==> flow/design.v <==
`timescale 1ns / 1ps
module Register #(parameter [15:0] RESET_VALUE = 16'h0000) (I, E, FunSel, Clock, Reset, Q);
    input wire [15:0] I;
    input wire E;
    input wire [2:0] FunSel;
    input wire Clock;
    input wire Reset;  
    output reg [15:0] Q;
    always @(posedge Clock) begin
        if (~Reset)
            Q <= RESET_VALUE;
        else if(E) begin
            case(FunSel)
                3'b000: Q <= Q - 16'd1;
                3'b001: Q <= Q + 16'd1;
                3'b010: Q <= I;
                3'b011: Q <= 16'b0;
                3'b100: Q <= {8'b0, I[7:0]};
                3'b101: Q[7:0] <= I[7:0];
                3'b110: Q[15:8] <= I[7:0];
                3'b111: Q[15:0] <= { {8{I[7]}}, I[7:0] };
            endcase
        end
    end
endmodule
`timescale 1ns / 1ps
module RegisterFile(I, OutASel, OutBSel, FunSel, RegSel, ScrSel, Clock, Reset, OutA, OutB);
    input wire [15:0] I;
    input wire [2:0] OutASel;
    input wire [2:0] OutBSel;
    input wire [2:0] FunSel;
    input wire [3:0] RegSel;
    input wire [3:0] ScrSel;
    input wire Clock;
    input wire Reset;
    output reg [15:0] OutA;
    output reg [15:0] OutB;
    wire [15:0] R1_Q, R2_Q, R3_Q, R4_Q;
    wire [15:0] S1_Q, S2_Q, S3_Q, S4_Q;
    Register R1(.I(I), .E(~RegSel[3]), .FunSel(FunSel), .Clock(Clock), .Reset(Reset), .Q(R1_Q));
    Register R2(.I(I), .E(~RegSel[2]), .FunSel(FunSel), .Clock(Clock), .Reset(Reset), .Q(R2_Q));
    Register R3(.I(I), .E(~RegSel[1]), .FunSel(FunSel), .Clock(Clock), .Reset(Reset), .Q(R3_Q));
    Register R4(.I(I), .E(~RegSel[0]), .FunSel(FunSel), .Clock(Clock), .Reset(Reset), .Q(R4_Q));
    Register S1(.I(I), .E(~ScrSel[3]), .FunSel(FunSel), .Clock(Clock), .Reset(Reset), .Q(S1_Q));
    Register S2(.I(I), .E(~ScrSel[2]), .FunSel(FunSel), .Clock(Clock), .Reset(Reset), .Q(S2_Q));
    Register S3(.I(I), .E(~ScrSel[1]), .FunSel(FunSel), .Clock(Clock), .Reset(Reset), .Q(S3_Q));
    Register S4(.I(I), .E(~ScrSel[0]), .FunSel(FunSel), .Clock(Clock), .Reset(Reset), .Q(S4_Q));
    always @(*) begin
        case(OutASel)
            3'b000: OutA = R1_Q;
            3'b001: OutA = R2_Q;
            3'b010: OutA = R3_Q;
            3'b011: OutA = R4_Q;
            3'b100: OutA = S1_Q;
            3'b101: OutA = S2_Q;
            3'b110: OutA = S3_Q;
            3'b111: OutA = S4_Q;
        endcase
        case(OutBSel)
            3'b000: OutB = R1_Q;
            3'b001: OutB = R2_Q;
            3'b010: OutB = R3_Q;
            3'b011: OutB = R4_Q;
            3'b100: OutB = S1_Q;
            3'b101: OutB = S2_Q;
            3'b110: OutB = S3_Q;
            3'b111: OutB = S4_Q;
        endcase
    end
endmodule
`timescale 1ns / 1ps
module AddressRegisterFile(I, OutCSel, OutDSel, FunSel, RegSel, Clock, Reset, OutC, OutD);
    input wire [15:0] I;
    input wire [1:0] OutCSel;
    input wire [1:0] OutDSel;
    input wire [2:0] FunSel;
    input wire [2:0] RegSel;
    input Clock;
    input Reset;
    output reg [15:0] OutC;
    output reg [15:0] OutD;
    wire [15:0] PC_Q, AR_Q, SP_Q;
    Register #(.RESET_VALUE(16'd0))   PC(.I(I), .E(~RegSel[2]), .FunSel(FunSel), .Clock(Clock), .Reset(Reset), .Q(PC_Q));
    Register #(.RESET_VALUE(16'd0))   AR(.I(I), .E(~RegSel[1]), .FunSel(FunSel), .Clock(Clock), .Reset(Reset), .Q(AR_Q));
    Register #(.RESET_VALUE(16'd255)) SP(.I(I), .E(~RegSel[0]), .FunSel(FunSel), .Clock(Clock), .Reset(Reset), .Q(SP_Q));
    always @(*) begin
        case(OutCSel)
            2'b00: OutC = PC_Q;
            2'b01: OutC = PC_Q;
            2'b10: OutC = AR_Q;
            2'b11: OutC = SP_Q;
        endcase
        case(OutDSel)
            2'b00: OutD = PC_Q;
            2'b01: OutD = PC_Q;
            2'b10: OutD = AR_Q;
            2'b11: OutD = SP_Q;
        endcase
    end
endmodule
`timescale 1ns / 1ps
module InstructionRegister(I, Write, LH, Clock, Reset, IROut, IRNext);
    input wire [7:0] I;
    input wire Write;
    input wire LH;
    input wire Clock;
    input wire Reset;
    output reg [15:0] IROut;
    output reg [15:0] IRNext;  
    always @(*) begin
        IRNext = IROut;
        if(Write) begin
            case(LH)
                1'b0: IRNext[7:0] = I;
                1'b1: IRNext[15:8] = I;
            endcase
        end
        if (~Reset)
            IRNext = 16'b0;
    end
    always @(posedge Clock) begin
        IROut <= IRNext;
    end
endmodule
`timescale 1ns / 1ps
module ArithmeticLogicUnit(A, B, FunSel, WF, Clock, Reset, ALUOut, FlagsOut, FlagsNext);
    input wire [15:0] A;
    input wire [15:0] B;
    input wire [4:0] FunSel;
    input wire WF;
    input wire Clock;
    input wire Reset;
    output reg [15:0] ALUOut;
    output reg [3:0] FlagsOut;  
    output reg [3:0] FlagsNext;  
    reg Z, C, N, O;
    reg [15:0] comp;  
    always @(*) begin
        C = 1'b0;
        N = 1'b0;
        O = 1'b0;
        comp = ~B;
        ALUOut = 16'b0;
        case(FunSel)
            5'b00000: ALUOut = {8'b0, A[7:0]};
            5'b00001: ALUOut = {8'b0, B[7:0]};
            5'b00010: ALUOut = {8'b0, ~A[7:0]};
            5'b00011: ALUOut = {8'b0, ~B[7:0]};
            5'b00100:  begin  
                ALUOut = 16'b0;
                {C, ALUOut[7:0]} = A[7:0] + B[7:0];
                    if ((~A[7] == ALUOut[7]) && (~B[7] == ALUOut[7]))
                       O = 1;
                   else
                       O = 0;
            end
            5'b00101:  begin  
                ALUOut = 16'b0;
                {C, ALUOut[7:0]} = A[7:0] + B[7:0] + FlagsOut[2];
                    if ((~A[7] == ALUOut[7]) && (~B[7] == ALUOut[7]))
                       O = 1;
                   else
                       O = 0;
            end
            5'b00110: begin  
                ALUOut = 16'b0;
                {C, ALUOut[7:0]} = A[7:0] + comp[7:0] + 1;
                if ((~A[7] == ALUOut[7]) && (B[7] == ALUOut[7]))
                    O = 1;
                else
                    O = 0;
            end
            5'b00111: ALUOut = {8'b0, A[7:0] & B[7:0]};
            5'b01000: ALUOut = {8'b0, A[7:0] | B[7:0]};
            5'b01001: ALUOut = {8'b0, A[7:0] ^ B[7:0]};
            5'b01010: ALUOut = {8'b0, ~(A[7:0] & B[7:0])};
            5'b01011: begin  
                ALUOut = {8'b0, A[6:0], 1'b0};
                C = A[7];
            end
            5'b01100: begin  
                ALUOut = {8'b0, 1'b0, A[7:1]};
                C = A[0];
            end
            5'b01101: begin  
                ALUOut = {8'b0, A[7], A[7:1]};
                C = A[0];
            end
            5'b01110: begin  
                C = A[7];
                ALUOut = {8'b0, A[6:0], FlagsOut[2]};
            end
            5'b01111: begin  
                C = A[0];
                ALUOut = {8'b0, FlagsOut[2], A[7:1]};
            end
            5'b10000: ALUOut = A;
            5'b10001: ALUOut = B;
            5'b10010: ALUOut = ~A;
            5'b10011: ALUOut = ~B;
            5'b10100: begin  
                {C, ALUOut} = A + B;
                if ((~A[15] == ALUOut[15]) && (~B[15] == ALUOut[15]))
                    O = 1;
                else
                    O = 0;
            end
            5'b10101: begin  
                {C, ALUOut} = A + B + FlagsOut[2];
                if ((~A[15] == ALUOut[15]) && (~B[15] == ALUOut[15]))
                    O = 1;
                else
                    O = 0;
            end
            5'b10110: begin  
                {C, ALUOut} = A + comp + 1;
                if ((~A[15] == ALUOut[15]) && (B[15] == ALUOut[15]))
                    O = 1;
                else
                    O = 0;
            end
            5'b10111: ALUOut = A & B;
            5'b11000: ALUOut = A | B;
            5'b11001: ALUOut = A ^ B;
            5'b11010: ALUOut = ~(A & B);
            5'b11011: begin  
                ALUOut = {A[14:0], 1'b0};
                C = A[15];
            end
            5'b11100: begin  
                ALUOut = {1'b0, A[15:1]};
                C = A[0];
            end
            5'b11101: begin  
                ALUOut = {A[15], A[15:1]};
                C = A[0];
            end
            5'b11110: begin  
                C = A[15];
                ALUOut = {A[14:0], FlagsOut[2]};
            end
            5'b11111: begin  
                C = A[0];
                ALUOut = {FlagsOut[2], A[15:1]};
            end
        endcase
        if ((FunSel[4] && ALUOut == 16'b0) || (~FunSel[4] && ALUOut[7:0] == 8'b0))
            Z = 1;
        else
            Z = 0;
        if ((FunSel != 5'b01101) && (FunSel != 5'b11101)) begin
            if ((FunSel[4] && ALUOut[15]) || (~FunSel[4] && ALUOut[7]))
                N = 1;
            else
                N = 0;
        end
    end
    always @(*) begin
        FlagsNext = FlagsOut;
        if(WF) begin
            case (FunSel[3:0])
                4'b0100: begin
                    FlagsNext[0] = O;
                    FlagsNext[2] = C;
                end
                4'b0101: begin
                    FlagsNext[0] = O;
                    FlagsNext[2] = C;
                end
                4'b0110: begin
                    FlagsNext[0] = O;
                    FlagsNext[2] = C;
                end
                4'b1011: FlagsNext[2] = C;
                4'b1100: FlagsNext[2] = C;
                4'b1101: FlagsNext[2] = C;
                4'b1110: FlagsNext[2] = C;
                4'b1111: FlagsNext[2] = C;
                default: ;
            endcase
            if ((FunSel != 5'b01101) && (FunSel != 5'b11101))
                FlagsNext[1] = N;
            FlagsNext[3] = Z;
        end
        if (~Reset)
            FlagsNext = 4'b0;
    end
    always @(posedge Clock) begin
        FlagsOut <= FlagsNext;
    end
endmodule
`timescale 1ns / 1ps
module ArithmeticLogicUnitSystem(
    RF_OutASel, RF_OutBSel, RF_FunSel, RF_RegSel, RF_ScrSel, ALU_FunSel, ALU_WF, ARF_OutCSel,
    ARF_OutDSel, ARF_FunSel, ARF_RegSel, IR_LH, IR_Write, Mem_WR, Mem_CS, MuxASel, MuxBSel, MuxCSel, Clock,
    Reset, MemData, Address, MuxCOut, IRNext, FlagsNext
    );
    input wire [2:0] RF_OutASel, RF_OutBSel, RF_FunSel;
    input wire [3:0] RF_RegSel, RF_ScrSel;
    input wire [4:0] ALU_FunSel;
    input wire ALU_WF;
    input wire [1:0] ARF_OutCSel, ARF_OutDSel;
    input wire [2:0] ARF_FunSel, ARF_RegSel;
    input wire IR_LH, IR_Write;
    input wire Mem_WR, Mem_CS;
    input wire [1:0] MuxASel, MuxBSel;
    input wire MuxCSel;
    input wire Clock;
    input wire Reset;
    input wire [7:0] MemData;
    output wire [15:0] Address;
    output reg [7:0] MuxCOut;
    output wire [15:0] IRNext;
    output wire [3:0] FlagsNext;
    reg [15:0] MuxAOut, MuxBOut;
    wire [15:0] OutA, OutB, OutC;
    wire [15:0] ALUOut;
    wire [15:0] IRFull;
    wire [7:0] IROut;
    wire [3:0] FlagsOut;
    wire [7:0] MemOut;
    assign MemOut = (~Mem_WR && ~Mem_CS) ? MemData : 8'h00;
    assign IROut = IRFull[7:0];
    RegisterFile RF(.I(MuxAOut), .OutASel(RF_OutASel), .OutBSel(RF_OutBSel), .FunSel(RF_FunSel),
        .RegSel(RF_RegSel), .ScrSel(RF_ScrSel), .Clock(Clock), .Reset(Reset), .OutA(OutA), .OutB(OutB));
    AddressRegisterFile ARF(.I(MuxBOut), .OutCSel(ARF_OutCSel), .OutDSel(ARF_OutDSel), .FunSel(ARF_FunSel),
        .RegSel(ARF_RegSel), .Clock(Clock), .Reset(Reset), .OutC(OutC), .OutD(Address));
    InstructionRegister IR(.I(MemOut), .Write(IR_Write), .LH(IR_LH), .Clock(Clock), .Reset(Reset),
        .IROut(IRFull), .IRNext(IRNext));
    ArithmeticLogicUnit ALU(.A(OutA), .B(OutB), .FunSel(ALU_FunSel), .WF(ALU_WF), .Clock(Clock), .Reset(Reset),
        .ALUOut(ALUOut), .FlagsOut(FlagsOut), .FlagsNext(FlagsNext));
    always @(*) begin
        case(MuxASel)
            2'b00: MuxAOut = ALUOut;
            2'b01: MuxAOut = OutC;
            2'b10: MuxAOut = {8'b0, MemOut};
            2'b11: MuxAOut = {8'b0, IROut};
        endcase
        case(MuxBSel)
            2'b00: MuxBOut = ALUOut;
            2'b01: MuxBOut = OutC;
            2'b10: MuxBOut = {8'b0, MemOut};
            2'b11: MuxBOut = {8'b0, IROut};
        endcase
        case(MuxCSel)
            1'b0: MuxCOut = ALUOut[7:0];
            1'b1: MuxCOut = ALUOut[15:8];
        endcase
    end
endmodule
`timescale 1ns / 1ps
module CPUSystem(Clock, Reset, T, Mem_Address, Mem_WData, Mem_RData, Mem_Read, Mem_Write);
    input wire Clock;
    input wire Reset;
    output wire [7:0] T;
    output wire [15:0] Mem_Address;
    output wire [7:0] Mem_WData;
    input wire [7:0] Mem_RData;
    output wire Mem_Read;
    output wire Mem_Write;
    reg [2:0] RF_OutASel, RF_OutBSel, RF_FunSel;
    reg [3:0] RF_RegSel, RF_ScrSel;
    reg [4:0] ALU_FunSel;
    reg ALU_WF;
    reg [1:0] ARF_OutCSel, ARF_OutDSel;
    reg [2:0] ARF_FunSel, ARF_RegSel;
    reg IR_LH, IR_Write;
    reg Mem_WR, Mem_CS;
    reg [1:0] MuxASel, MuxBSel;
    reg MuxCSel;
    reg [5:0] D;
    reg [1:0] RSEL;
    reg S;
    reg [2:0] DSTREG, SREG1, SREG2;
    reg [7:0] _T;
    reg [7:0] T_n;
    reg [2:0] q_RF_OutASel, q_RF_OutBSel, q_RF_FunSel;
    reg [3:0] q_RF_RegSel, q_RF_ScrSel;
    reg [4:0] q_ALU_FunSel;
    reg q_ALU_WF;
    reg [1:0] q_ARF_OutCSel, q_ARF_OutDSel;
    reg [2:0] q_ARF_FunSel, q_ARF_RegSel;
    reg q_IR_LH, q_IR_Write;
    reg q_Mem_WR, q_Mem_CS;
    reg [1:0] q_MuxASel, q_MuxBSel;
    reg q_MuxCSel;
    reg [5:0] q_D;
    reg [1:0] q_RSEL;
    reg q_S;
    reg [2:0] q_DSTREG, q_SREG1, q_SREG2;
    reg [7:0] q_T;
    reg [7:0] q_Tout;
    wire [15:0] IRNext;
    wire [3:0] FlagsNext;
    ArithmeticLogicUnitSystem _ALUSystem(.RF_OutASel(q_RF_OutASel), .RF_OutBSel(q_RF_OutBSel), .RF_FunSel(q_RF_FunSel),
        .RF_RegSel(q_RF_RegSel), .RF_ScrSel(q_RF_ScrSel), .ALU_FunSel(q_ALU_FunSel), .ALU_WF(q_ALU_WF), .ARF_OutCSel(q_ARF_OutCSel),
        .ARF_OutDSel(q_ARF_OutDSel), .ARF_FunSel(q_ARF_FunSel), .ARF_RegSel(q_ARF_RegSel), .IR_LH(q_IR_LH), .IR_Write(q_IR_Write),
        .Mem_WR(q_Mem_WR), .Mem_CS(q_Mem_CS), .MuxASel(q_MuxASel), .MuxBSel(q_MuxBSel), .MuxCSel(q_MuxCSel), .Clock(Clock),
        .Reset(Reset), .MemData(Mem_RData), .Address(Mem_Address), .MuxCOut(Mem_WData), .IRNext(IRNext), .FlagsNext(FlagsNext)
    );
    assign T = q_Tout;
    assign Mem_Read = ~q_Mem_CS & ~q_Mem_WR;
    assign Mem_Write = ~q_Mem_CS & q_Mem_WR;
    always @(posedge Clock) begin
        q_RF_OutASel <= RF_OutASel; q_RF_OutBSel <= RF_OutBSel; q_RF_FunSel <= RF_FunSel;
        q_RF_RegSel <= RF_RegSel; q_RF_ScrSel <= RF_ScrSel;
        q_ALU_FunSel <= ALU_FunSel; q_ALU_WF <= ALU_WF;
        q_ARF_OutCSel <= ARF_OutCSel; q_ARF_OutDSel <= ARF_OutDSel;
        q_ARF_FunSel <= ARF_FunSel; q_ARF_RegSel <= ARF_RegSel;
        q_IR_LH <= IR_LH; q_IR_Write <= IR_Write;
        q_Mem_WR <= Mem_WR; q_Mem_CS <= Mem_CS;
        q_MuxASel <= MuxASel; q_MuxBSel <= MuxBSel; q_MuxCSel <= MuxCSel;
        q_D <= D; q_RSEL <= RSEL; q_S <= S;
        q_DSTREG <= DSTREG; q_SREG1 <= SREG1; q_SREG2 <= SREG2;
        q_T <= _T; q_Tout <= T_n;
    end
    always @(*) begin
        RF_OutASel = q_RF_OutASel; RF_OutBSel = q_RF_OutBSel; RF_FunSel = q_RF_FunSel;
        RF_RegSel = q_RF_RegSel; RF_ScrSel = q_RF_ScrSel;
        ALU_FunSel = q_ALU_FunSel; ALU_WF = q_ALU_WF;
        ARF_OutCSel = q_ARF_OutCSel; ARF_OutDSel = q_ARF_OutDSel;
        ARF_FunSel = q_ARF_FunSel; ARF_RegSel = q_ARF_RegSel;
        IR_LH = q_IR_LH; IR_Write = q_IR_Write;
        Mem_WR = q_Mem_WR; Mem_CS = q_Mem_CS;
        MuxASel = q_MuxASel; MuxBSel = q_MuxBSel; MuxCSel = q_MuxCSel;
        D = q_D; RSEL = q_RSEL; S = q_S;
        DSTREG = q_DSTREG; SREG1 = q_SREG1; SREG2 = q_SREG2;
        _T = q_T; T_n = q_Tout;
        if (~Reset) begin
            RF_OutASel = 3'b0; RF_OutBSel = 3'b0; RF_FunSel = 3'b0;
            ALU_FunSel = 5'b0; ALU_WF = 1'b0;
            ARF_OutCSel = 2'b0; ARF_OutDSel = 2'b0; ARF_FunSel = 3'b0;
            IR_LH = 1'b0; Mem_WR = 1'b0;
            MuxASel = 2'b0; MuxBSel = 2'b0; MuxCSel = 1'b0;
            D = 6'b0; RSEL = 2'b0; S = 1'b0;
            DSTREG = 3'b0; SREG1 = 3'b0; SREG2 = 3'b0;
            T_n = 8'd0;
            _T = 8'd1;
            IR_Write = 1'b0;
            Mem_CS = 1'b1;
            resetSel();
        end
        else begin
            case (_T)
                8'd1: begin
                    T_n = _T;
                    RF_RegSel = 4'b1111;
                    RF_ScrSel = 4'b1111;
                    Mem_CS = 1'b0;
                    Mem_WR = 1'b0;
                    IR_Write = 1'b1;
                    IR_LH = 1'b0;
                    ARF_OutDSel = 2'b00;
                    ARF_RegSel = 3'b011;
                    ARF_FunSel = 3'b001;
                    _T = 8'd2;
                end
                8'd2: begin
                    T_n = _T;
                    IR_LH = 1'b1;
                    _T = 8'd4;
                end
                8'd4: begin
                    T_n = _T;
                    IR_Write = 1'b0;
                    resetSel();
                    decode(IRNext);
                    case (D)
                        6'h00: branch_1();
                        6'h01: begin
                            if (~FlagsNext[3])
                                branch_1();
                            else _T =  8'd1;
                        end
                        6'h02: begin
                            if (FlagsNext[3])
                                branch_1();
                            else _T =  8'd1;
                        end
                        6'h03: begin
                            inc_dec_sp(1'b0);
                            _T = 8'd8;
                        end
                        6'h04: push_1();
                        6'h05: inc_dec_1();
                        6'h06: inc_dec_1();
                        6'h07: one_sreg_1();
                        6'h08: one_sreg_1();
                        6'h09: one_sreg_1();
                        6'h0A: one_sreg_1();
                        6'h0B: one_sreg_1();
                        6'h0C: two_sreg_1();
                        6'h0D: two_sreg_1();
                        6'h0E: one_sreg_1();
                        6'h0F: two_sreg_1();
                        6'h10: two_sreg_1();
                        6'h11: mov(1'b1);
                        6'h12: ldr_1();
                        6'h13: str_1();
                        6'h14: mov(1'b0);
                        6'h15: two_sreg_1();
                        6'h16: two_sreg_1();
                        6'h17: two_sreg_1();
                        6'h18: one_sreg_1();
                        6'h19: two_sreg_1();
                        6'h1A: two_sreg_1();
                        6'h1B: two_sreg_1();
                        6'h1C: two_sreg_1();
                        6'h1D: two_sreg_1();
                        6'h1E: branch_1();
                        6'h1F: begin
                            inc_dec_sp(1'b0);
                            _T = 8'd8;
                        end
                        6'h20: ldrim();
                        6'h21: strim_1();
                    endcase
                end
                8'd8: begin
                    T_n = _T;
                    resetSel();
                    case (D)
                        6'h00: branch_2();
                        6'h01: branch_2();
                        6'h02: branch_2();
                        6'h03: pop_1();
                        6'h04: push_2();
                        6'h05: inc_dec_2(3'b001);
                        6'h06: inc_dec_2(3'b000);
                        6'h07: one_sreg_2(5'b11011, 1'b0);
                        6'h08: one_sreg_2(5'b11100, 1'b0);
                        6'h09: one_sreg_2(5'b11101, 1'b0);
                        6'h0A: one_sreg_2(5'b11110, 1'b0);
                        6'h0B: one_sreg_2(5'b11111, 1'b0);
                        6'h0C: two_sreg_2();
                        6'h0D: two_sreg_2();
                        6'h0E: one_sreg_2(5'b10010, 1'b0);
                        6'h0F: two_sreg_2();
                        6'h10: two_sreg_2();
                        6'h12: ldr_2();
                        6'h13: str_2();
                        6'h15: two_sreg_2();
                        6'h16: two_sreg_2();
                        6'h17: two_sreg_2();
                        6'h18: one_sreg_2(5'b10000, S);
                        6'h19: two_sreg_2();
                        6'h1A: two_sreg_2();
                        6'h1B: two_sreg_2();
                        6'h1C: two_sreg_2();
                        6'h1D: two_sreg_2();
                        6'h1E: bx_1();
                        6'h1F: bl_1();
                        6'h21: strim_2();
                    endcase
                end
                8'd16: begin
                    T_n = _T;
                    resetSel();
                    case (D)
                        6'h00: branch_3();
                        6'h01: branch_3();
                        6'h02: branch_3();
                        6'h03: pop_2();
                        6'h0C: two_sreg_3(5'b10111, 1'b0);
                        6'h0D: two_sreg_3(5'b11000, 1'b0);
                        6'h0F: two_sreg_3(5'b11001, 1'b0);
                        6'h10: two_sreg_3(5'b11010, 1'b0);
                        6'h15: two_sreg_3(5'b10100, 1'b0);
                        6'h16: two_sreg_3(5'b10101, 1'b0);
                        6'h17: two_sreg_3(5'b10110, 1'b0);
                        6'h19: two_sreg_3(5'b10100, S);
                        6'h1A: two_sreg_3(5'b10110, S);
                        6'h1B: two_sreg_3(5'b10111, S);
                        6'h1C: two_sreg_3(5'b11000, S);
                        6'h1D: two_sreg_3(5'b11001, S);
                        6'h1E: bx_2();
                        6'h1F: bl_2();
                        6'h21: strim_3();
                    endcase
                end
                8'd32: begin
                    T_n = _T;
                    resetSel();
                    case (D)
                        6'h1E: bx_3();
                        6'h1F: bl_3();
                        6'h21: strim_4();
                    endcase
                end
                 8'd64: begin
                    T_n = _T;
                    resetSel();
                    case (D)
                        6'h21: begin
                            strim_5();
                        end
                    endcase
                end
                default: resetSel();
            endcase
        end
    end
    task decode (input [15:0] IR);
    begin
        D = IR[15:10];
        RSEL = IR[9:8];
        S = IR[9];
        DSTREG = IR[8:6];
        SREG1 = IR[5:3];
        SREG2 = IR[2:0];
    end
    endtask
    task resetSel ();
    begin
        Mem_CS = 1'b1;
        ARF_RegSel = 3'b111;
        RF_RegSel = 4'b1111;
        RF_ScrSel = 4'b1111;
    end
    endtask
    task branch_1 ();
    begin
        ARF_OutCSel = 2'b00;  
        MuxASel = 2'b01;  
        RF_ScrSel = 4'b0111;  
        RF_FunSel = 3'b010;
        _T = 8'd8;
        end
    endtask
    task branch_2 ();
    begin
        MuxASel = 2'b11;  
        RF_ScrSel = 4'b1011;  
        RF_FunSel = 3'b111;
        _T = 8'd16;
    end
    endtask
    task branch_3 ();
    begin
        RF_OutASel = 3'b100;  
        RF_OutBSel = 3'b101;  
        MuxBSel = 2'b00;
        ARF_RegSel = 3'b011;  
        ARF_FunSel = 3'b010;
        ALU_FunSel = 5'b10100;
        ALU_WF = 1'b0;
        _T = 8'd1;
    end
    endtask
    task inc_dec_sp (input id);
    begin
        ARF_RegSel = 3'b110;  
        ARF_FunSel = id ? 3'b000 : 3'b001;
    end
    endtask
    task  pop_1 ();
    begin
        Mem_CS = 1'b0;
        Mem_WR = 1'b0;  
        ARF_OutDSel = 2'b11;  
        MuxASel = 2'b10;  
        case (RSEL)
            2'b00: RF_RegSel = 4'b0111;  
            2'b01: RF_RegSel = 4'b1011;  
            2'b10: RF_RegSel = 4'b1101;  
            2'b11: RF_RegSel = 4'b1110;  
        endcase
        RF_FunSel = 3'b100;
        inc_dec_sp(1'b0);
        _T = 8'd16;
    end
    endtask
    task pop_2 ();
    begin
        Mem_CS = 1'b0;
        Mem_WR = 1'b0;  
        ARF_OutDSel = 2'b11;  
        MuxASel = 2'b10;  
        case (RSEL)
            2'b00: RF_RegSel = 4'b0111;  
            2'b01: RF_RegSel = 4'b1011;  
            2'b10: RF_RegSel = 4'b1101;  
            2'b11: RF_RegSel = 4'b1110;  
        endcase
        RF_FunSel = 3'b110;
        _T = 8'd1;
    end
    endtask
    task push_1 ();
    begin
        Mem_CS = 1'b0;
        Mem_WR = 1'b1;  
        ARF_OutDSel = 2'b11;  
        RF_OutASel = {1'b0, RSEL};
        MuxCSel = 1'b1;  
        ALU_FunSel = 5'b10000;
        ALU_WF = 1'b0;
        inc_dec_sp(1'b1);
        _T = 8'd8;
    end
    endtask
    task push_2 ();
    begin
        Mem_CS = 1'b0;
        Mem_WR = 1'b1;  
        ARF_OutDSel = 2'b11;  
        RF_OutASel = {1'b0, RSEL};
        MuxCSel = 1'b0;  
        ALU_FunSel = 5'b10000;
        ALU_WF = 1'b0;
        inc_dec_sp(1'b1);
        _T = 8'd1;
    end
    endtask
    task inc_dec_1 ();
    begin
        if (DSTREG[2]) begin
            case (DSTREG)
                3'b100: RF_RegSel = 4'b0111;  
                3'b101: RF_RegSel = 4'b1011;  
                3'b110: RF_RegSel = 4'b1101;  
                3'b111: RF_RegSel = 4'b1110;  
            endcase
            RF_FunSel = 3'b010;
        end
        else begin
            case (DSTREG)
                3'b000: ARF_RegSel = 3'b011;  
                3'b001: ARF_RegSel = 3'b011;  
                3'b010: ARF_RegSel = 3'b110;  
                3'b011: ARF_RegSel = 3'b101;  
            endcase
            ARF_FunSel = 3'b010;
        end
        if (SREG1[2]) begin
            RF_OutASel = {1'b0, SREG1[1:0]};
            ALU_FunSel = 5'b10000;
            ALU_WF = 1'b0;
            if (DSTREG[2])
                MuxASel = 2'b00;  
            else
                MuxBSel = 2'b00;  
        end
        else begin
            case (SREG1)
                3'b000: ARF_OutCSel = 2'b00;  
                3'b001: ARF_OutCSel = 2'b00;  
                3'b010: ARF_OutCSel = 2'b11;  
                3'b011: ARF_OutCSel = 2'b10;  
            endcase
            if (DSTREG[2])
                MuxASel = 2'b01;  
            else
                MuxBSel = 2'b01;  
        end
        _T = 8'd8;
    end
    endtask
    task inc_dec_2 (input [2:0] opcode);
    begin
        if (DSTREG[2]) begin
            case (DSTREG)
                3'b100: RF_RegSel = 4'b0111;  
                3'b101: RF_RegSel = 4'b1011;  
                3'b110: RF_RegSel = 4'b1101;  
                3'b111: RF_RegSel = 4'b1110;  
            endcase
            RF_FunSel = opcode;
        end
        else begin
            case (DSTREG)
                3'b000: ARF_RegSel = 3'b011;  
                3'b001: ARF_RegSel = 3'b011;  
                3'b010: ARF_RegSel = 3'b110;  
                3'b011: ARF_RegSel = 3'b101;  
            endcase
            ARF_FunSel = opcode;
        end
        _T = 8'd1;
    end
    endtask
    task one_sreg_1 ();
    begin
        if (~SREG1[2]) begin
            case (SREG1)
                3'b000: ARF_OutCSel = 2'b00;  
                3'b001: ARF_OutCSel = 2'b00;  
                3'b010: ARF_OutCSel = 2'b11;  
                3'b011: ARF_OutCSel = 2'b10;  
            endcase
            RF_ScrSel = 4'b0111;  
            MuxASel = 2'b01;  
            RF_FunSel = 3'b010;
        end
        _T = 8'd8;
    end
    endtask
    task one_sreg_2 (input [4:0] opcode, input s);
    begin
        if (SREG1[2])
            RF_OutASel = {1'b0, SREG1[1:0]};
        else
            RF_OutASel = 3'b100;  
        if (DSTREG[2]) begin
            case (DSTREG)
                3'b100: RF_RegSel = 4'b0111;  
                3'b101: RF_RegSel = 4'b1011;  
                3'b110: RF_RegSel = 4'b1101;  
                3'b111: RF_RegSel = 4'b1110;  
            endcase
            RF_FunSel = 3'b010;
            MuxASel = 2'b00;  
        end
        else begin
            case (DSTREG)
                3'b000: ARF_RegSel = 3'b011;  
                3'b001: ARF_RegSel = 3'b011;  
                3'b010: ARF_RegSel = 3'b110;  
                3'b011: ARF_RegSel = 3'b101;  
            endcase
            ARF_FunSel = 3'b010;
            MuxBSel = 2'b00;  
        end
        ALU_FunSel = opcode;
        ALU_WF = s;
        _T = 8'd1;
    end
    endtask
    task two_sreg_1 ();
    begin
        if (~SREG1[2]) begin
            case (SREG1)
                3'b000: ARF_OutCSel = 2'b00;  
                3'b001: ARF_OutCSel = 2'b00;  
                3'b010: ARF_OutCSel = 2'b11;  
                3'b011: ARF_OutCSel = 2'b10;  
            endcase
            RF_ScrSel = 4'b0111;  
            MuxASel = 2'b01;  
            RF_FunSel = 3'b010;
        end
        _T = 8'd8;
    end
    endtask
    task two_sreg_2 ();
    begin
       if (~SREG2[2]) begin
            case (SREG2)
                3'b000: ARF_OutCSel = 2'b00;  
                3'b001: ARF_OutCSel = 2'b00;  
                3'b010: ARF_OutCSel = 2'b11;  
                3'b011: ARF_OutCSel = 2'b10;  
            endcase
            RF_ScrSel = 4'b1011;  
            MuxASel = 2'b01;  
            RF_FunSel = 3'b010;
        end
        _T = 8'd16;
    end
    endtask
    task two_sreg_3 (input [4:0] opcode, input s);
    begin
        if (SREG1[2]) 
            RF_OutASel = {1'b0, SREG1[1:0]};
        else
            RF_OutASel = 3'b100;  
        if (SREG2[2])
            RF_OutBSel = {1'b0, SREG2[1:0]};
        else
            RF_OutBSel = 3'b101;  
        if (DSTREG[2]) begin
            case (DSTREG)
                3'b100: RF_RegSel = 4'b0111;  
                3'b101: RF_RegSel = 4'b1011;  
                3'b110: RF_RegSel = 4'b1101;  
                3'b111: RF_RegSel = 4'b1110;  
            endcase
            RF_FunSel = 3'b010;
            MuxASel = 2'b00;  
        end
        else begin
            case (DSTREG)
                3'b000: ARF_RegSel = 3'b011;  
                3'b001: ARF_RegSel = 3'b011;  
                3'b010: ARF_RegSel = 3'b110;  
                3'b011: ARF_RegSel = 3'b101;  
            endcase
            ARF_FunSel = 3'b010;
            MuxBSel = 2'b00;  
        end
        ALU_FunSel = opcode;
        ALU_WF = s;
        _T = 8'd1;
    end
    endtask
    task mov (input lh);
    begin
        case(RSEL)
            2'b00: RF_RegSel = 4'b0111;  
            2'b01: RF_RegSel = 4'b1011;  
            2'b10: RF_RegSel = 4'b1101;  
            2'b11: RF_RegSel = 4'b1110;  
        endcase
        RF_FunSel = lh ? 3'b110 : 3'b101;
        MuxASel = 2'b11;  
        _T = 8'd1;
    end
    endtask
    task ldr_1 ();
    begin
        Mem_CS = 1'b0;
        Mem_WR = 1'b0;  
        ARF_OutDSel = 2'b10;  
        MuxASel = 2'b10;  
        case (RSEL)
            2'b00: RF_RegSel = 4'b0111;  
            2'b01: RF_RegSel = 4'b1011;  
            2'b10: RF_RegSel = 4'b1101;  
            2'b11: RF_RegSel = 4'b1110;  
        endcase
        RF_FunSel = 3'b100;
        inc_dec_sp(1'b0);
        _T = 8'd8;
    end
    endtask
    task ldr_2 ();
    begin
        Mem_CS = 1'b0;
        Mem_WR = 1'b0;  
        ARF_OutDSel = 2'b10;  
        MuxASel = 2'b10;  
        case (RSEL)
            2'b00: RF_RegSel = 4'b0111;  
            2'b01: RF_RegSel = 4'b1011;  
            2'b10: RF_RegSel = 4'b1101;  
            2'b11: RF_RegSel = 4'b1110;  
        endcase
        RF_FunSel = 3'b110;
        inc_dec_sp(1'b1);
        _T = 8'd1;
    end
    endtask
    task str_1 ();
    begin
        Mem_CS = 1'b0;
        Mem_WR = 1'b1;  
        ARF_OutDSel = 2'b10;  
        RF_OutASel = {1'b0, RSEL};
        MuxCSel = 1'b0;  
        ALU_FunSel = 5'b10000;
        ALU_WF = 1'b0;
        inc_dec_sp(1'b0);
        _T = 8'd8;
    end
    endtask
    task str_2 ();
    begin
        Mem_CS = 1'b0;
        Mem_WR = 1'b1;  
        ARF_OutDSel = 2'b10;  
        RF_OutASel = {1'b0, RSEL};
        MuxCSel = 1'b1;  
        ALU_FunSel = 5'b10000;
        ALU_WF = 1'b0;
        inc_dec_sp(1'b1);
        _T = 8'd1;
    end
    endtask
    task bx_1 ();
    begin
        Mem_CS = 1'b0;
        Mem_WR = 1'b1;  
        ARF_OutDSel = 2'b11;  
        RF_OutASel = 3'b100;  
        MuxCSel = 1'b1;  
        ALU_FunSel = 5'b10000;
        ALU_WF = 1'b0;
        inc_dec_sp(1'b1);
        _T = 8'd16;
    end
    endtask
    task bx_2 ();
    begin
        Mem_CS = 1'b0;
        Mem_WR = 1'b1;  
        ARF_OutDSel = 2'b11;  
        RF_OutASel = 3'b100;  
        MuxCSel = 1'b0;  
        ALU_FunSel = 5'b10000;
        ALU_WF = 1'b0;
        inc_dec_sp(1'b1);
        _T = 8'd32;
    end
    endtask
    task bx_3 ();
    begin
        ARF_RegSel = 3'b011;  
        ARF_FunSel = 3'b010;
        RF_OutASel = {1'b0, RSEL};
        MuxBSel = 2'b00;  
        ALU_FunSel = 5'b10000;
        ALU_WF = 1'b0;
        _T = 8'd1;
    end
    endtask
    task bl_1 ();
    begin
        Mem_CS = 1'b0;
        Mem_WR = 1'b0;  
        ARF_OutDSel = 2'b11;  
        MuxBSel = 2'b10;  
        RF_ScrSel = 4'b0111;  
        RF_FunSel = 3'b100;
        inc_dec_sp(1'b0);
        _T = 8'd16;
    end
    endtask
    task bl_2 ();
    begin
        Mem_CS = 1'b0;
        Mem_WR = 1'b0;  
        ARF_OutDSel = 2'b11;  
        MuxBSel = 2'b10;  
        RF_ScrSel = 4'b0111;  
        RF_FunSel = 3'b110;
        _T = 8'd32;
    end
    endtask
    task bl_3 ();
    begin
        ARF_RegSel = 3'b011;  
        ARF_FunSel = 3'b010;
        RF_OutASel = 3'b100;  
        MuxBSel = 2'b00;  
        ALU_FunSel = 5'b10000;
        ALU_WF = 1'b0;
        _T = 8'd1;
    end
    endtask
    task ldrim ();
    begin
        case (RSEL)
            2'b00: RF_RegSel = 4'b0111;  
            2'b01: RF_RegSel = 4'b1011;  
            2'b10: RF_RegSel = 4'b1101;  
            2'b11: RF_RegSel = 4'b1110;  
        endcase
        RF_FunSel = 3'b100;
        MuxASel = 2'b11;  
        _T = 8'd1;
    end
    endtask
    task strim_1 ();
    begin
        RF_ScrSel = 4'b0111;  
        RF_FunSel = 3'b010;
        ARF_OutCSel = 2'b10;  
        MuxASel = 2'b01;  
        _T = 8'd8;
    end
    endtask
    task strim_2 ();
    begin
        RF_ScrSel = 4'b1011;  
        RF_FunSel = 3'b010;
        MuxASel = 2'b11;  
        _T = 8'd16;
    end
    endtask
    task strim_3 ();
    begin
        RF_OutASel = 3'b100;  
        RF_OutBSel = 3'b101;  
        ALU_FunSel = 5'b10100;
        ALU_WF = 1'b0;
        ARF_RegSel = 3'b101;  
        ARF_FunSel = 3'b010;
        MuxBSel = 2'b00;  
        _T = 8'd32;
    end
    endtask
    task strim_4 ();
    begin
        Mem_CS = 1'b0;
        Mem_WR = 1'b1;  
        ARF_OutDSel = 2'b10;  
        RF_OutASel = {1'b0, RSEL};
        MuxCSel = 1'b0;  
        ALU_FunSel = 5'b10000;
        ALU_WF = 1'b0;
        ARF_RegSel = 3'b101;  
        ARF_FunSel = 3'b001;
        _T = 8'd64;
    end
    endtask
    task strim_5 ();
    begin
        Mem_CS = 1'b0;
        Mem_WR = 1'b1;  
        ARF_OutDSel = 2'b10;  
        RF_OutASel = {1'b0, RSEL};
        MuxCSel = 1'b1;  
        ALU_FunSel = 5'b10000;
        ALU_WF = 1'b0;
        ARF_RegSel = 3'b101;  
        ARF_FunSel = 3'b001;
        _T = 8'd1;
    end
    endtask
endmodule
Step by step through the tools: CPUSystem
What the tools print for CPUSystem, step after step.
Line numbers count from 1 in the design file above.
Operators carry their Yosys type and port widths (W data, S select, Z words).
Cell names lack the library's common part.
{ "setup": {"design": "CPUSystem", "clock_port": "Clock", "cell_library": "sky130hd", "pvt_corner": "tt_025C_1v80"} }

Word-level counts
Source: Yosys, flattened and elaborated, memories not mapped. Widths are those after wreduce. Registers that Yosys merges into a memory's read port (data or address) are not register bits. Print and check cells do not count.
{ "bits": {"register_bits": 272, "input_bits": 10, "output_inout_bits": 34, "elab_cells": 700} }
{ "op_classes": {"add_sub_neg": 30, "n_eq": 245, "mux": 187, "logic": 34, "n_reduce_logical": 153} }
{ "ops": {"columns": ["cell", "count"], "rows": [
  ["$pmux W8 S6", 11],
  ["$pmux W8 S4", 12],
  ["$pmux W16 S8", 2],
  ["$pmux W8 S26", 1],
  ["$eq A6 B5 Y1 const B", 30],
  ["$add A16 B1 Y16 const B", 11],
  ["$sub A16 B1 Y16 const B", 11],
  ["$pmux W8 S16", 1],
  ["$pmux W16 S4", 2],
  ["$pmux W4 S4", 7],
  ["$eq A6 B4 Y1 const B", 16],
  ["$pmux W16 S3", 2],
  ["$pmux W8 S2", 6],
  ["$eq A5 B5 Y1 const B", 16],
  ["$ne A3 B3 Y1 const B", 25],
  ["$eq A3 B3 Y1 const B", 24],
  ["$reduce_or A2 Y1", 31],
  ["$mux W3", 20],
  ["$pmux W8 S7", 1],
  ["$pmux W3 S3", 6],
  ["$pmux W3 S2", 9],
  ["$not A16 Y16", 3],
  ["$reduce_or A16 Y1", 3],
  ["$eq A3 B2 Y1 const B", 16],
  ["$eq A6 B3 Y1 const B", 8],
  ["$pmux W3 S8", 2],
  ["$reduce_and A2 Y1", 23],
  ["$mux W2", 22]
]} }
Other operator kinds: 107; their cells: 328.

Depth
Yosys ltp: most cells in a row. Word level: on the elaborated netlist, between registers, memories and ports. Mapped: between sequential cells and ports; inverters and the memories' decode and read muxes count.
{ "logic_depth": {"depth_word": 15, "ABC_AREA": 0, "mapped_depth": 24, "mapped_depth_nobuf": 20} }

Netlist
Source: synth_stat.txt of the flow (Yosys; design flattened, memories mapped). It holds for the ABC_AREA given above (unset counts as 0); a run with the other value may have another netlist.
Totals and module areas in this step are rounded.
{ "by_type": {"columns": ["type", "count", "area_total_um2"], "rows": [
  ["dfxtp_1", 237, 4744.55],
  ["a21oi_1", 311, 1.56E+03],
  ["nand2_1", 408, 1.53E+03],
  ["o21ai_0", 295, 1.48E+03],
  ["nor2_1", 325, 1219.92],
  ["clkbuf_1", 280, 1.05E+03],
  ["ha_1", 68, 850.816],
  ["nand3_1", 152, 760.73],
  ["xnor2_1", 85, 744.464],
  ["mux2i_1", 65, 650.624],
  ["a22oi_1", 71, 533.011],
  ["nor3_1", 98, 490.47],
  ["or3_1", 71, 444.176],
  ["inv_1", 111, 416.65],
  ["a31oi_1", 62, 387.872],
  ["a221oi_1", 42, 367.853],
  ["o221ai_1", 41, 359.094],
  ["a211oi_1", 47, 352.838]
]} }
Not listed: further types 91, cells in them 813.
{ "synth_totals": {"cells": 3582, "synth_area_um2": 24270, "seqArea_um2": 4745, "ffs": 237, "buf_cells": 352} }
By module: a second synthesis without flattening, with its own total; a netlist apart from the flattened one above.
{ "unflattened": {"hier_cells": 4835, "hier_area_um2": 34670} }
Rows give one instance, submodules left out.
{ "by_module": {"columns": ["module", "n_inst", "n_cells", "area_um2", "seq_area_um2"], "rows": [
  ["Register", 8, 247, 1790, 320.3],
  ["CPUSystem", 1, 785, 5558, 1401],
  ["ArithmeticLogicUnit", 1, 749, 4997, 80.1],
  ["Register (RESET_VALUE=0)", 2, 247, 1790, 320.3],
  ["RegisterFile", 1, 308, 2136, 0.0],
  ["Register (RESET_VALUE=255)", 1, 277, 1883, 320.3],
  ["ArithmeticLogicUnitSystem", 1, 75, 868.3, 0.0],
  ["AddressRegisterFile", 1, 109, 701.9, 0.0],
  ["InstructionRegister", 1, 62, 620.6, 320.3]
]} }

Worst setup path after synthesis
Source: OpenSTA report_checks on the synthesized netlist (no wires, ideal clock, input and output delay 20% of the period each), path of least setup slack; recovery checks are left aside. Register names are those of the netlist, which keeps one name where synthesis merged equal registers.
{ "synth_path": {"path_kind": "reg-to-output", "start": "reg q_RF_OutBSel[2]", "end": "out Mem_WData[7]", "period_ns": 12.0, "out_delay_ns": 2.400, "t_first_pin_ns": 0.000, "arrival_ns": 3.925, "required_time_ns": 9.600, "slack_ns": 5.675, "delay_ns": 3.925, "driving_pins": 19, "n_path_buf": 3, "period_less_setup_slack_ns": 6.325} }
"delay_ns" = arrival - input delay + setup time.
At an output port there is no setup time.
"driving_pins" counts driving pins, that of a launching flip-flop among them; a cell with two outputs on the path counts twice.
"period_less_setup_slack_ns" = period - worst setup slack (recovery checks aside). The figure is calculated, with input and output delays left at 20% of the set period.
The rows between start and end are the longest chain of elaborated cells between them; the timing report does not say that the signal goes this way. Where chains are equally long, one stands for them.
A line is the first line of the expression or statement that the cell stems from. Yosys adds cells for indexed reads and writes and turns some case tables into memories.
{ "synth_between": {"path_cell_list": "dfxtp_1 buf_4 nor2b_1 buf_6 a22o_1 a221o_1 o21a_1 ha_1 buf_2 inv_1 a221oi_2 nand4_1 a31o_1 a311oi_2 or3_1 a21oi_1 or4_1 a21oi_2 mux2i_1", "elab_chain_len": 7, "cone_cells": 30, "classes_between": "add/sub: 8; eq/ne: 7; mux: 4; logic: 10; reduce/logical: 1"} }
{ "synth_lines": {"columns": ["item", "line_no", "text"], "rows": [
  ["from (decl)", 377, "reg [2:0] q_RF_OutASel, q_RF_OutBSel, q_RF_FunSel;"],
  ["from (assign)", 405, "q_RF_OutASel <= RF_OutASel; q_RF_OutBSel <= RF_OutBSel; q_RF_FunSel <= RF_FunSel;"],
  ["$eq A3 B3 Y1", 59, "case(OutBSel)"],
  ["$pmux W16 S8", 59, null],
  ["$not A16 Y16", 142, "comp = ~B;"],
  ["$add A16 B16 Y17", 216, "{C, ALUOut} = A + comp + 1;"],
  ["$add A17 B1 Y17", 216, null],
  ["$pmux W8 S16", 144, "case(FunSel)"],
  ["$pmux W8 S2", 345, "case(MuxCSel)"],
  ["to (decl)", 357, "output wire [7:0] Mem_WData;"]
]} }

Path in the finished layout
From the final timing report of job 1: the path of least setup slack in the routed layout; clock arrival at registers is part of the times.
{ "layout_path": {"path_kind": "reg-to-output", "start": "reg q_RF_OutASel[2]", "end": "out Mem_WData[6]", "period_ns": 16.3, "out_delay_ns": 3.26, "t_first_pin_ns": 0.59, "arrival_ns": 7.14, "required_time_ns": 13.04, "slack_ns": 5.90, "driving_pins": 18, "n_path_buf": 2} }
The rows between start and end are the longest chain of elaborated cells between them; the timing report does not say that the signal goes this way. Where chains are equally long, one stands for them.
{ "layout_between": {"path_cell_list": "dfxtp_2 buf_4 nor2b_1 a221oi_1 o22ai_1 inv_1 ha_1 inv_1 o31ai_1 a2111oi_1 o21a_1 o2111ai_1 nand3b_1 xor2_1 o221ai_1 nand2_1 o21ai_0 clkdlybuf4s50_1", "elab_chain_len": 6, "cone_cells": 30, "classes_between": "add/sub: 8; eq/ne: 7; mux: 4; logic: 10; reduce/logical: 1"} }
{ "layout_lines": {"columns": ["item", "line_no", "text"], "rows": [
  ["from (decl)", 377, "reg [2:0] q_RF_OutASel, q_RF_OutBSel, q_RF_FunSel;"],
  ["from (assign)", 405, "q_RF_OutASel <= RF_OutASel; q_RF_OutBSel <= RF_OutBSel; q_RF_FunSel <= RF_FunSel;"],
  ["$eq A3 B3 Y1", 49, "case(OutASel)"],
  ["$pmux W16 S8", 49, null],
  ["$add A16 B16 Y17", 216, "{C, ALUOut} = A + comp + 1;"],
  ["$add A17 B1 Y17", 216, null],
  ["$pmux W8 S16", 144, "case(FunSel)"],
  ["$pmux W8 S2", 345, "case(MuxCSel)"],
  ["to (decl)", 357, "output wire [7:0] Mem_WData;"]
]} }

Data sheet: physical implementation of CPUSystem

Measured data: module CPUSystem, platform sky130hd, 3 stored runs of the flow under differing settings, order arbitrary. Input and output delays are each 20% of the period that was set; the output load is 0.01 pF.
"achievedPeriod_ns" = clock period - worst setup slack. The figure is calculated, with input and output delays left at 20% of the set period.
"worst_setup_path_time_ns" is the time allowed to the run's worst setup path (the clock period less input and output delay, where it has them) less its slack. Clock arrival times count: a late capture clock shortens it, a late launch clock lengthens it.
By "totalPower_uw" is meant OpenSTA's value without simulated activity: inputs other than the clock are taken to toggle once in ten clock periods, and the tool carries that through the logic.
Measured values are rounded.
[
  {
    "run": "job 1",
    "settings": { "ABC_AREA": 0, "CAP_MARGIN": 15, "CELL_PAD_IN_SITES_DETAIL_PLACEMENT": 0, "CELL_PAD_IN_SITES_GLOBAL_PLACEMENT": 0, "CORE_ASPECT_RATIO": 0.82, "CORE_UTILIZATION": 30, "CTS_CLUSTER_DIAMETER": 273, "CTS_CLUSTER_SIZE": 49, "GPL_ROUTABILITY_DRIVEN": 1, "MAX_ROUTING_LAYER": "met5", "MIN_ROUTING_LAYER": "met2", "PLACE_DENSITY_LB_ADDON": 0.24, "SETUP_SLACK_MARGIN": 2.22, "SLEW_MARGIN": 10, "TNS_END_PERCENT": 45, "period_ns": 16.3, "CORE_MARGIN": 2 },
    "results": { "fin_hold_ws_ns": 0.487, "totalPower_uw": 2183, "post_synth_area_um2": 24270, "achievedPeriod_ns": 10.405, "die_area_um2": 83190, "worstSetupSlack_ns": 5.895, "total_negative_slack_ns": 0.000, "finish.utilization_pct": 31.6, "worst_setup_path_time_ns": 7.14, "worstPathKind": "reg-to-output", "post_route_stdcell_area_um2": 25330 }
  },
  {
    "run": "job 2",
    "settings": { "ABC_AREA": 1, "CELL_PAD_IN_SITES_DETAIL_PLACEMENT": 2, "CELL_PAD_IN_SITES_GLOBAL_PLACEMENT": 1, "CORE_UTILIZATION": 53, "CTS_CLUSTER_DIAMETER": 126, "GPL_ROUTABILITY_DRIVEN": 0, "GPL_TIMING_DRIVEN": 0, "MAX_ROUTING_LAYER": "met4", "SETUP_SLACK_MARGIN": 1.53, "TNS_END_PERCENT": 60, "period_ns": 7.54, "CAP_MARGIN": 20, "CORE_MARGIN": 2, "SLEW_MARGIN": 20 },
    "outcome": "did not finish, placement stopped with DPL-0033"
  },
  {
    "run": "job 3",
    "settings": { "CORE_UTILIZATION": 40, "period_ns": 12.0, "CAP_MARGIN": 20, "CORE_MARGIN": 2, "SLEW_MARGIN": 20 },
    "results": { "fin_hold_ws_ns": 0.459, "post_route_stdcell_area_um2": 25550, "post_synth_area_um2": 24270, "finish.utilization_pct": 42.5, "worst_setup_path_time_ns": 6.64, "worstPathKind": "reg-to-output", "total_negative_slack_ns": 0.000, "die_area_um2": 62650, "totalPower_uw": 3255, "achievedPeriod_ns": 9.041, "worstSetupSlack_ns": 2.959 }
  }
]
